==> flow/design.v <==
module CORDIC_Stage (
	input clk,
	input rst,
	input sign_in,
	input USE_SIN_in,
	input [7:0] ite,
	input [32:0] arctan_in_1,
	input [32:0] arctan_in_2,
	input [32:0] target_in,
	input [32:0] curr_angle_in,
	input [32:0] x_in,
	input [32:0] y_in,
	output sign_out,
	output USE_SIN_out,
	output [32:0] curr_angle_out,
	output [32:0] x_out,
	output [32:0] y_out,
	output [32:0] target_out
	);
	reg sign;
	reg [32:0] x[0:1];
	reg [32:0] y[0:1];
	reg [32:0] y_tmp[0:3];
	reg [32:0] x_tmp[0:3];
	reg [3:0] count[0:1];
	reg [32:0] current_angle[0:1];
	reg [32:0] atan[0:1];
	reg [32:0] target_q;
	reg USE_SIN_q;
	reg sign_q;
	reg [32:0] x_q;
	reg [32:0] y_q;
	reg [32:0] current_angle_q;
	always @(posedge clk) begin
			sign = sign_in;
			target_q <= target_in;
			USE_SIN_q <= USE_SIN_in;
			count[0] = ite[7:4];
			y_tmp[0] = sign ? y_in : ~y_in+1;
			y_tmp[1] = {y_tmp[0][32], y_tmp[0][31:0]>>count[0]};
			x_tmp[0] = sign ? x_in : ~x_in+1;
			x_tmp[1] = {x_tmp[0][32], x_tmp[0][31:0]>>count[0]};
			x[0] = x_in + y_tmp[1];
			y[0] = x_tmp[1] + y_in;
			atan[0] = sign ? arctan_in_1 : ~arctan_in_1+1;
			current_angle[0] = curr_angle_in + atan[0];
			if (current_angle[0] > target_in) begin
				sign = 1'b0;
			end
			else begin
				sign = 1'b1;
			end
			count[1] = ite[3:0];
			y_tmp[2] = sign ? y[0] : ~y[0]+1;
			y_tmp[3] = {y_tmp[2][32], y_tmp[2][31:0]>>count[1]};
			x_tmp[2] = sign ? x[0] : ~x[0]+1;
			x_tmp[3] = {x_tmp[2][32], x_tmp[2][31:0]>>count[1]};
			x[1] = x[0] + y_tmp[3];
			y[1] = x_tmp[3] + y[0];
			atan[1] = sign ? arctan_in_2 : ~arctan_in_2+1;
			current_angle[1] = current_angle[0] + atan[1];
			if (current_angle[1] > target_in) begin
				sign = 1'b0;
			end
			else begin
				sign = 1'b1;
			end
			sign_q <= sign;
			x_q <= x[1];
			y_q <= y[1];
			current_angle_q <= current_angle[1];
	end
	assign sign_out = sign_q;
	assign curr_angle_out = current_angle_q;
	assign x_out = x_q;
	assign y_out = y_q;
	assign USE_SIN_out = USE_SIN_q;
	assign target_out = target_q;
endmodule
module CORDIC_Top (
    input clk,
    input [31:0] target,
	 output [31:0] cos_x
);
	wire sign_intermediate[0:6];
	wire USE_SIN_intermediate[0:6];
	wire [32:0] angle_intermediate[0:6];
	wire [32:0] x_intermediate[0:6];
	wire [32:0] y_intermediate[0:6];
	wire [32:0] target_intermediate[0:6];
	wire [32:0] arctan[0:13];
	wire [7:0] ite[0:6];
	wire [32:0] x_init = 33'b01;
	wire [32:0] y_init = 33'b001;
	assign arctan[0]  = 33'b000011111010110110111011000000000;
	assign arctan[1]  = 33'b000001111111010101101110101010000;
	assign arctan[2]  = 33'b000000111111111010101011011110000;
	assign arctan[3]  = 33'b000000011111111111010101010111000;
	assign arctan[4]  = 33'b000000001111111111111010101010110;
	assign arctan[5]  = 33'b000000000111111111111111010101011;
	assign arctan[6]  = 33'b000000000011111111111111111010110;
	assign arctan[7]  = 33'b000000000001111111111111111111011;
	assign arctan[8]  = 33'b000000000000111111111111111111111;
	assign arctan[9]  = 33'b000000000000100000000000000000000;
	assign arctan[10] = 33'b000000000000010000000000000000000;
	assign arctan[11] = 33'b000000000000001000000000000000000;
	assign arctan[12] = 33'b000000000000000100000000000000000;
	assign arctan[13] = 33'b000000000000000010000000000000000;
	assign ite[0]  = 8'b00100011;
	assign ite[1]  = 8'b01000101;
	assign ite[2]  = 8'b01100111;
	assign ite[3]  = 8'b10001001;
	assign ite[4]  = 8'b10101011;
	assign ite[5]  = 8'b11001101;
	assign ite[6]  = 8'b11101111;
	reg init_sign;
	reg USE_SIN;
	wire [32:0] init_angle = 33'b000111011010110001100111000000000;
	reg [32:0] ext_target;
	reg [32:0] fin_target;
	always @* begin
		ext_target = { 1'b0 , target};
		USE_SIN = 0;
		if (ext_target > init_angle) begin
			if (ext_target > 33'b00111) begin
				fin_target = 33'b011001001000011111101101010100010 + (~ext_target + 1);
				init_sign = 1;
				USE_SIN = 1;
			end else begin
				init_sign = 1;
				fin_target = ext_target;
			end
		end
		else begin
			init_sign = 0;
			fin_target = ext_target;
		end
	end
	CORDIC_Stage stage1(
		 .clk(clk),
		 .sign_in(init_sign),
		 .USE_SIN_in(USE_SIN),
		 .ite(ite[0]),
		 .target_in(fin_target),
		 .arctan_in_1(arctan[0]),
		 .arctan_in_2(arctan[1]),
		 .curr_angle_in(init_angle),
		 .x_in(x_init),
		 .y_in(y_init),
		 .sign_out(sign_intermediate[0]),
		 .curr_angle_out(angle_intermediate[0]),
		 .x_out(x_intermediate[0]),
		 .y_out(y_intermediate[0]),
		 .target_out(target_intermediate[0]),
		 .USE_SIN_out(USE_SIN_intermediate[0])
	);
	CORDIC_Stage stage2(
		 .clk(clk),
		 .sign_in(sign_intermediate[0]),
		 .USE_SIN_in(USE_SIN_intermediate[0]),
		 .ite(ite[1]),
		 .target_in(target_intermediate[0]),
		 .arctan_in_1(arctan[2]),
		 .arctan_in_2(arctan[3]),
		 .curr_angle_in(angle_intermediate[0]),
		 .x_in(x_intermediate[0]),
		 .y_in(y_intermediate[0]),
		 .sign_out(sign_intermediate[1]),
		 .curr_angle_out(angle_intermediate[1]),
		 .x_out(x_intermediate[1]),
		 .y_out(y_intermediate[1]),
		 .target_out(target_intermediate[1]),
		 .USE_SIN_out(USE_SIN_intermediate[1])
	);
	CORDIC_Stage stage3(
		 .clk(clk),
		 .sign_in(sign_intermediate[1]),
		 .USE_SIN_in(USE_SIN_intermediate[1]),
		 .ite(ite[2]),
		 .target_in(target_intermediate[1]),
		 .arctan_in_1(arctan[4]),
		 .arctan_in_2(arctan[5]),
		 .curr_angle_in(angle_intermediate[1]),
		 .x_in(x_intermediate[1]),
		 .y_in(y_intermediate[1]),
		 .sign_out(sign_intermediate[2]),
		 .curr_angle_out(angle_intermediate[2]),
		 .x_out(x_intermediate[2]),
		 .y_out(y_intermediate[2]),
		 .target_out(target_intermediate[2]),
		 .USE_SIN_out(USE_SIN_intermediate[2])
	);
	CORDIC_Stage stage4(
		 .clk(clk),
		 .sign_in(sign_intermediate[2]),
		 .USE_SIN_in(USE_SIN_intermediate[2]),
		 .ite(ite[3]),
		 .target_in(target_intermediate[2]),
		 .arctan_in_1(arctan[6]),
		 .arctan_in_2(arctan[7]),
		 .curr_angle_in(angle_intermediate[2]),
		 .x_in(x_intermediate[2]),
		 .y_in(y_intermediate[2]),
		 .sign_out(sign_intermediate[3]),
		 .curr_angle_out(angle_intermediate[3]),
		 .x_out(x_intermediate[3]),
		 .y_out(y_intermediate[3]),
		 .target_out(target_intermediate[3]),
		 .USE_SIN_out(USE_SIN_intermediate[3])
	);
	CORDIC_Stage stage5(
		 .clk(clk),
		 .sign_in(sign_intermediate[3]),
		 .USE_SIN_in(USE_SIN_intermediate[3]),
		 .ite(ite[4]),
		 .target_in(target_intermediate[3]),
		 .arctan_in_1(arctan[8]),
		 .arctan_in_2(arctan[9]),
		 .curr_angle_in(angle_intermediate[3]),
		 .x_in(x_intermediate[3]),
		 .y_in(y_intermediate[3]),
		 .sign_out(sign_intermediate[4]),
		 .curr_angle_out(angle_intermediate[4]),
		 .x_out(x_intermediate[4]),
		 .y_out(y_intermediate[4]),
		 .target_out(target_intermediate[4]),
		 .USE_SIN_out(USE_SIN_intermediate[4])
	);
	CORDIC_Stage stage6(
		 .clk(clk),
		 .sign_in(sign_intermediate[4]),
		 .USE_SIN_in(USE_SIN_intermediate[4]),
		 .ite(ite[5]),
		 .target_in(target_intermediate[4]),
		 .arctan_in_1(arctan[10]),
		 .arctan_in_2(arctan[11]),
		 .curr_angle_in(angle_intermediate[4]),
		 .x_in(x_intermediate[4]),
		 .y_in(y_intermediate[4]),
		 .sign_out(sign_intermediate[5]),
		 .curr_angle_out(angle_intermediate[5]),
		 .x_out(x_intermediate[5]),
		 .y_out(y_intermediate[5]),
		 .target_out(target_intermediate[5]),
		 .USE_SIN_out(USE_SIN_intermediate[5])
	);
	CORDIC_Stage stage7(
		 .clk(clk),
		 .sign_in(sign_intermediate[5]),
		 .USE_SIN_in(USE_SIN_intermediate[5]),
		 .ite(ite[6]),
		 .target_in(target_intermediate[5]),
		 .arctan_in_1(arctan[12]),
		 .arctan_in_2(arctan[13]),
		 .curr_angle_in(angle_intermediate[5]),
		 .x_in(x_intermediate[5]),
		 .y_in(y_intermediate[5]),
		 .sign_out(sign_intermediate[6]),
		 .curr_angle_out(angle_intermediate[6]),
		 .x_out(x_intermediate[6]),
		 .y_out(y_intermediate[6]),
		 .target_out(target_intermediate[6]),
		 .USE_SIN_out(USE_SIN_intermediate[6])
	);
	wire [31:0] K = 32'b01101101111011001010110110001011;
	wire [31:0] done;
	assign done = USE_SIN_intermediate[6] ? y_intermediate[6][31:0] : x_intermediate[6][31:0];
	assign cos_x = done*K;
endmodule
# == Step by step through the tools: CORDIC_Top ==
# Tool output for the design above before and after an edit, in the order of the flow.
# "before" refers to lines of the RTL above, "after" to lines of the edited file.
# "delta" is "after" less "before", of the values as shown.
# Library cell names are shortened.
# A cell with n/a has no value.
# inputs
top,CORDIC_Top
clock,clk
lib,sky130hd
corner,tt_025C_1v80

# == Diff ==
# Unified diff, file above to edited file.
# A script made this edit. It changes what the design does and was not meant as an optimisation.
# begin of diff
@@ -60,5 +60,5 @@
 			atan[1] = sign ? arctan_in_2 : ~arctan_in_2+1;
 			current_angle[1] = current_angle[0] + atan[1];
-			if (current_angle[1] > target_in) begin
+			if (current_angle[1] <= target_in) begin
 				sign = 1'b0;
 			end
# end of diff

# == Word-level counts ==
# Counts by Yosys on the flattened word-level netlist (proc, flatten, opt, wreduce). Print and check cells are left out. Cells with the same type and inputs are merged into one.
# classes
item,before,after,delta
compare,15,15,0
addsub,42,42,0
n_logic,14,14,0
n_mux,36,36,0
mul,1,1,0
# op_table
operator,before,after,delta
greater-than comparator 33 bit,13,7,-6
<= comparator 33 bit,0,6,6
two-way mux 33 bit,15,15,0
two-way mux 32 bit,14,14,0
adder 32 x 1 -> 32 bit (second input constant),13,13,0
NOT 32 bit,13,13,0
adder 33 bit,12,12,0
two-way mux 1 bit,7,7,0
adder 1 x 30 -> 31 bit (first input constant),1,1,0
adder 17 x 32 -> 32 bit,1,1,0
adder 22 x 32 -> 32 bit,1,1,0
adder 30 x 33 -> 33 bit (first input constant),1,1,0
adder 32 x 18 -> 32 bit,1,1,0
adder 32 x 19 -> 32 bit,1,1,0
adder 32 x 20 -> 32 bit,1,1,0
adder 32 x 21 -> 32 bit,1,1,0
adder 32 x 23 -> 32 bit,1,1,0
adder 32 x 24 -> 32 bit,1,1,0
adder 32 x 25 -> 32 bit,1,1,0
adder 32 x 26 -> 32 bit,1,1,0
adder 32 x 27 -> 32 bit,1,1,0
adder 32 x 28 -> 32 bit,1,1,0
adder 32 x 29 -> 32 bit,1,1,0
adder 32 x 33 -> 33 bit (first input constant),1,1,0
adder 33 x 1 -> 33 bit (second input constant),1,1,0
greater-than comparator 32 x 3 -> 1 bit (second input constant),1,1,0
greater-than comparator 32 x 30 -> 1 bit (second input constant),1,1,0
multiplier 32 x 31 -> 32 bit (second input constant),1,1,0
NOT 32 -> 33 bit,1,1,0
# bits
item,before,after,delta
wordCells,133,133,0
output_inout_bits,32,32,0
ff_bits,626,626,0

# == Logic depth ==
# Depth = most cells in a row (Yosys ltp): at word level without a register or memory, in the mapped netlist without a sequential cell, where the memories' decode and read muxes count.
# depth
item,before,after,delta
depth_word,10,10,0
ABC_AREA,0,0,n/a
ltp_mapped,56,54,-2

# == Mapped cells and area ==
# The flow's flattened synthesis, as Yosys stat reports it; memories are mapped. The netlist is that of the ABC_AREA named above (0 if unset); the other value can give another one.
# mapped
item,before,after,delta
synth_area_um2,60788.3,60874.6,86.3
ff_cells,572,572,0
n_buf,92,96,4
cells,7232,7182,-50
seq_area_um2,11451.0,11451.0,0.0
# types
cell_type,before,after,delta
nor2_1,513,452,-61
inv_1,808,772,-36
a21o_1,224,252,28
o21ai_0,331,304,-27
o21a_1,139,113,-26
xnor2_1,589,608,19
nor3_1,180,161,-19
o21bai_1,74,59,-15
clkbuf_1,66,80,14
nand2_1,333,346,13
nand4_1,110,97,-13
or2_2,37,50,13
o21ai_1,4,17,13
a21oi_1,516,528,12
nor2b_1,121,109,-12
and3_1,56,68,12
nand3_1,131,142,11
nor3b_1,22,11,-11
# The list need not be complete.
# By module: a second synthesis without flattening, with its own total; a netlist apart from the flattened one above.
# hier_totals
item,before,after,delta
hier_cells,25231,25756,525
hier_area_um2,187448.5,188447.0,998.5
# Rows give one instance, submodules left out.
# modules_before
module,instances,seq_area_um2,area_um2,cells
CORDIC_Stage,7,2682.6,25390.6,3459
CORDIC_Top,1,0.0,9714.3,1018
# modules_after
module,instances,seq_area_um2,area_um2,cells
CORDIC_Stage,7,2682.6,25533.2,3534
CORDIC_Top,1,0.0,9714.3,1018

# == Path before layout ==
# OpenSTA on the mapped netlist: ideal clock, no wires. The path of least setup slack (recovery checks aside). Input and output delay are each 20% of the period. Register names are those of the netlist, which keeps one name where synthesis merged equal registers.
# synth_path
item,before,after,delta
path_type,register to register,register to register,n/a
start,register stage1.sign_q,register stage3.sign_q,n/a
end,register stage2.sign_q,register stage4.sign_q,n/a
required_ns,9.926,9.866,-0.060
slack_ns,-0.112,-0.762,-0.650
path_delay_ns,10.112,10.762,0.650
period_ns,10.0,10.0,0.0
arrival_time_ns,10.038,10.628,0.590
path_stages,55,53,-2
t_first_pin_ns,0.000,0.000,0.000
setup_time_ns,0.074,0.134,0.060
path_buffers,4,4,0
period_less_setup_slack_ns,10.112,10.762,0.650
# "path_delay_ns" is the arrival time less input delay plus setup time.
# "path_stages" counts driving pins, that of a launching flip-flop among them; a cell with two outputs on the path counts twice.
# "period_less_setup_slack_ns" = period - worst setup slack (recovery checks aside). The figure is calculated, with input and output delays left at 20% of the set period.
# The rows between start and end are the longest chain of elaborated cells between them; the timing report does not say that the signal goes this way. Where chains are equally long, one stands for them.
# Each line given opens the expression or statement behind the cell; cells for indexed reads and writes are added by Yosys, which also makes memories of some case tables.
# synth_between_before
path_cell_list,dfxtp_1 > clkbuf_1 > clkbuf_1 > clkinv_1 > clkbuf_1 > ha_1 > fa_1 > o21bai_1 > a21oi_1 > nor2b_1 > o21ai_0 > a21oi_1 > o21a_1 > o21ai_0 > nand2b_1 > a21oi_1 > o21bai_1 > a31oi_1 > [19 not listed] > a21oi_1 > o21ai_0 > o41ai_1 > o2111ai_1 > a31oi_1 > nor2b_1 > xnor2_1 > ha_1 > nor2b_1 > o21ai_0 > nand2b_1 > a21oi_1 > nor2b_1 > o21ai_0 > nand2b_1 > a21oi_1 > o31ai_1 > o21ai_0
elab_chain_len,7
cone_cells,7
cone_lines,6
# synth_lines_before
item,line,source
start: declaration,30,reg sign_q;
start: assignment,68,sign_q <= sign;
two-way mux 33 bit,45,atan[0] = sign ? arctan_in_1 : ~arctan_in_1+1;
adder 33 bit,46,current_angle[0] = curr_angle_in + atan[0];
greater-than comparator 33 bit,47,
two-way mux 33 bit,60,atan[1] = sign ? arctan_in_2 : ~arctan_in_2+1;
adder 33 bit,61,current_angle[1] = current_angle[0] + atan[1];
greater-than comparator 33 bit,62,
two-way mux 1 bit,62,
end: assignment,68,
end: declaration,30,
# synth_between_after
path_cell_list,dfxtp_1 > clkbuf_1 > inv_1 > clkbuf_1 > ha_1 > a21o_1 > a211o_1 > a41o_1 > o41a_1 > nand4_1 > a31oi_1 > a41oi_1 > a21oi_1 > a31oi_1 > o21ai_0 > a21oi_1 > xnor2_1 > ha_1 > [17 not listed] > o31a_1 > o41ai_1 > o2111ai_1 > a41o_1 > a21bo_2 > a21oi_1 > o21ai_0 > xor2_1 > ha_1 > nor2b_1 > o21ai_0 > nand2b_1 > a21oi_1 > nor2b_1 > o21ai_0 > nand2b_1 > a221oi_1 > a41oi_1
elab_chain_len,7
cone_cells,7
cone_lines,6
# synth_lines_after
item,line,source
start: declaration,30,reg sign_q;
start: assignment,68,sign_q <= sign;
two-way mux 33 bit,45,atan[0] = sign ? arctan_in_1 : ~arctan_in_1+1;
adder 33 bit,46,current_angle[0] = curr_angle_in + atan[0];
greater-than comparator 33 bit,47,
two-way mux 33 bit,60,atan[1] = sign ? arctan_in_2 : ~arctan_in_2+1;
adder 33 bit,61,current_angle[1] = current_angle[0] + atan[1];
<= comparator 33 bit,62,
two-way mux 1 bit,62,
end: assignment,68,
end: declaration,30,

# == Worst path after layout ==
# Path of least setup slack in the final report of each run of pair A (OpenROAD, finished layout, wires in). Where an end is a register, its clock arrival counts in the times.
# layout_path
item,before,after,delta
path_type,register to output,register to output,n/a
start,register stage7.y_q[15],register stage7.y_q[15],n/a
end,output cos_x[26],output cos_x[31],n/a
path_buffers,3,1,-2
slack_ns,0.43,0.38,-0.05
period_ns,9.79,9.79,0.00
output_delay_ns,1.96,1.96,0.00
arrival_time_ns,7.40,7.45,0.05
t_first_pin_ns,0.66,0.64,-0.02
path_stages,21,24,3
required_ns,7.83,7.83,0.00
# The rows between start and end are the longest chain of elaborated cells between them; the timing report does not say that the signal goes this way. Where chains are equally long, one stands for them.
# layout_between_before
path_cell_list,dfxtp_2 > ha_1 > inv_1 > fa_1 > fa_1 > fa_1 > fa_1 > inv_1 > fa_1 > fa_1 > fa_1 > ha_1 > and3_1 > and3_1 > o211ai_1 > nand3_1 > o41ai_2 > buf_4 > buf_4 > xnor2_1 > clkdlybuf4s50_1
elab_chain_len,1
cone_cells,1
cone_lines,1
# layout_lines_before
item,line,source
start: declaration,32,reg [32:0] y_q;
start: assignment,70,y_q <= y[1];
multiplier 32 x 31 -> 32 bit,268,assign cos_x = done*K;
end: declaration,83,output [31:0] cos_x
# layout_between_after
path_cell_list,dfxtp_1 > ha_1 > inv_1 > fa_1 > fa_1 > inv_1 > fa_1 > ha_1 > fa_1 > fa_1 > fa_1 > ha_1 > nor2b_1 > o21ai_0 > nand2b_1 > o21ba_2 > a21oi_2 > and4_1 > nor2_1 > a21oi_1 > a21o_1 > a21oi_1 > xnor2_1 > clkdlybuf4s15_1
elab_chain_len,1
cone_cells,1
cone_lines,1
# layout_lines_after
item,line,source
start: declaration,32,reg [32:0] y_q;
start: assignment,70,y_q <= y[1];
multiplier 32 x 31 -> 32 bit,268,assign cos_x = done*K;
end: declaration,83,output [31:0] cos_x

# == Measured runs ==
# Both versions went through the flow (Yosys, OpenROAD) with the same settings in each pair. Constraints: input delay and output delay 20% of the set period each, output load 0.01 pF.
# settings_pair_A
CORE_UTILIZATION,40
period_ns,9.79
CAP_MARGIN,20
CORE_MARGIN,2
SLEW_MARGIN,20
# measured_pair_A
item,before,after,delta
design_die_area_um2,155106.0,155323.0,217.0
achieved_clock_period_ns,9.359,9.407,0.048
setupTns_ns,0.000,0.000,0.000
finalUtil_pct,44.4,44.2,-0.2
fin_ws_ns,0.431,0.383,-0.048
hold_worst_slack_ns,0.346,0.334,-0.012
synthesis_area_um2,60788.3,60874.6,86.3
# settings_pair_B
CAP_MARGIN,5
CORE_MARGIN,7
CORE_UTILIZATION,37
CTS_CLUSTER_SIZE,53
GPL_ROUTABILITY_DRIVEN,1
HOLD_SLACK_MARGIN,0.25
MAX_ROUTING_LAYER,met4
PLACE_DENSITY_LB_ADDON,0.24
SLEW_MARGIN,5
TNS_END_PERCENT,5
period_ns,12.6
# measured_pair_B
item,before,after,delta
design_die_area_um2,175838.0,176081.0,243.0
achieved_clock_period_ns,11.527,10.871,-0.656
setupTns_ns,0.000,0.000,0.000
finalUtil_pct,40.7,40.7,0.0
fin_ws_ns,1.073,1.729,0.656
hold_worst_slack_ns,0.330,0.331,0.001
synthesis_area_um2,60788.3,60874.6,86.3
# "achieved_clock_period_ns" means the clock period less the worst setup slack. The figure is calculated, with input and output delays left at 20% of the set period.
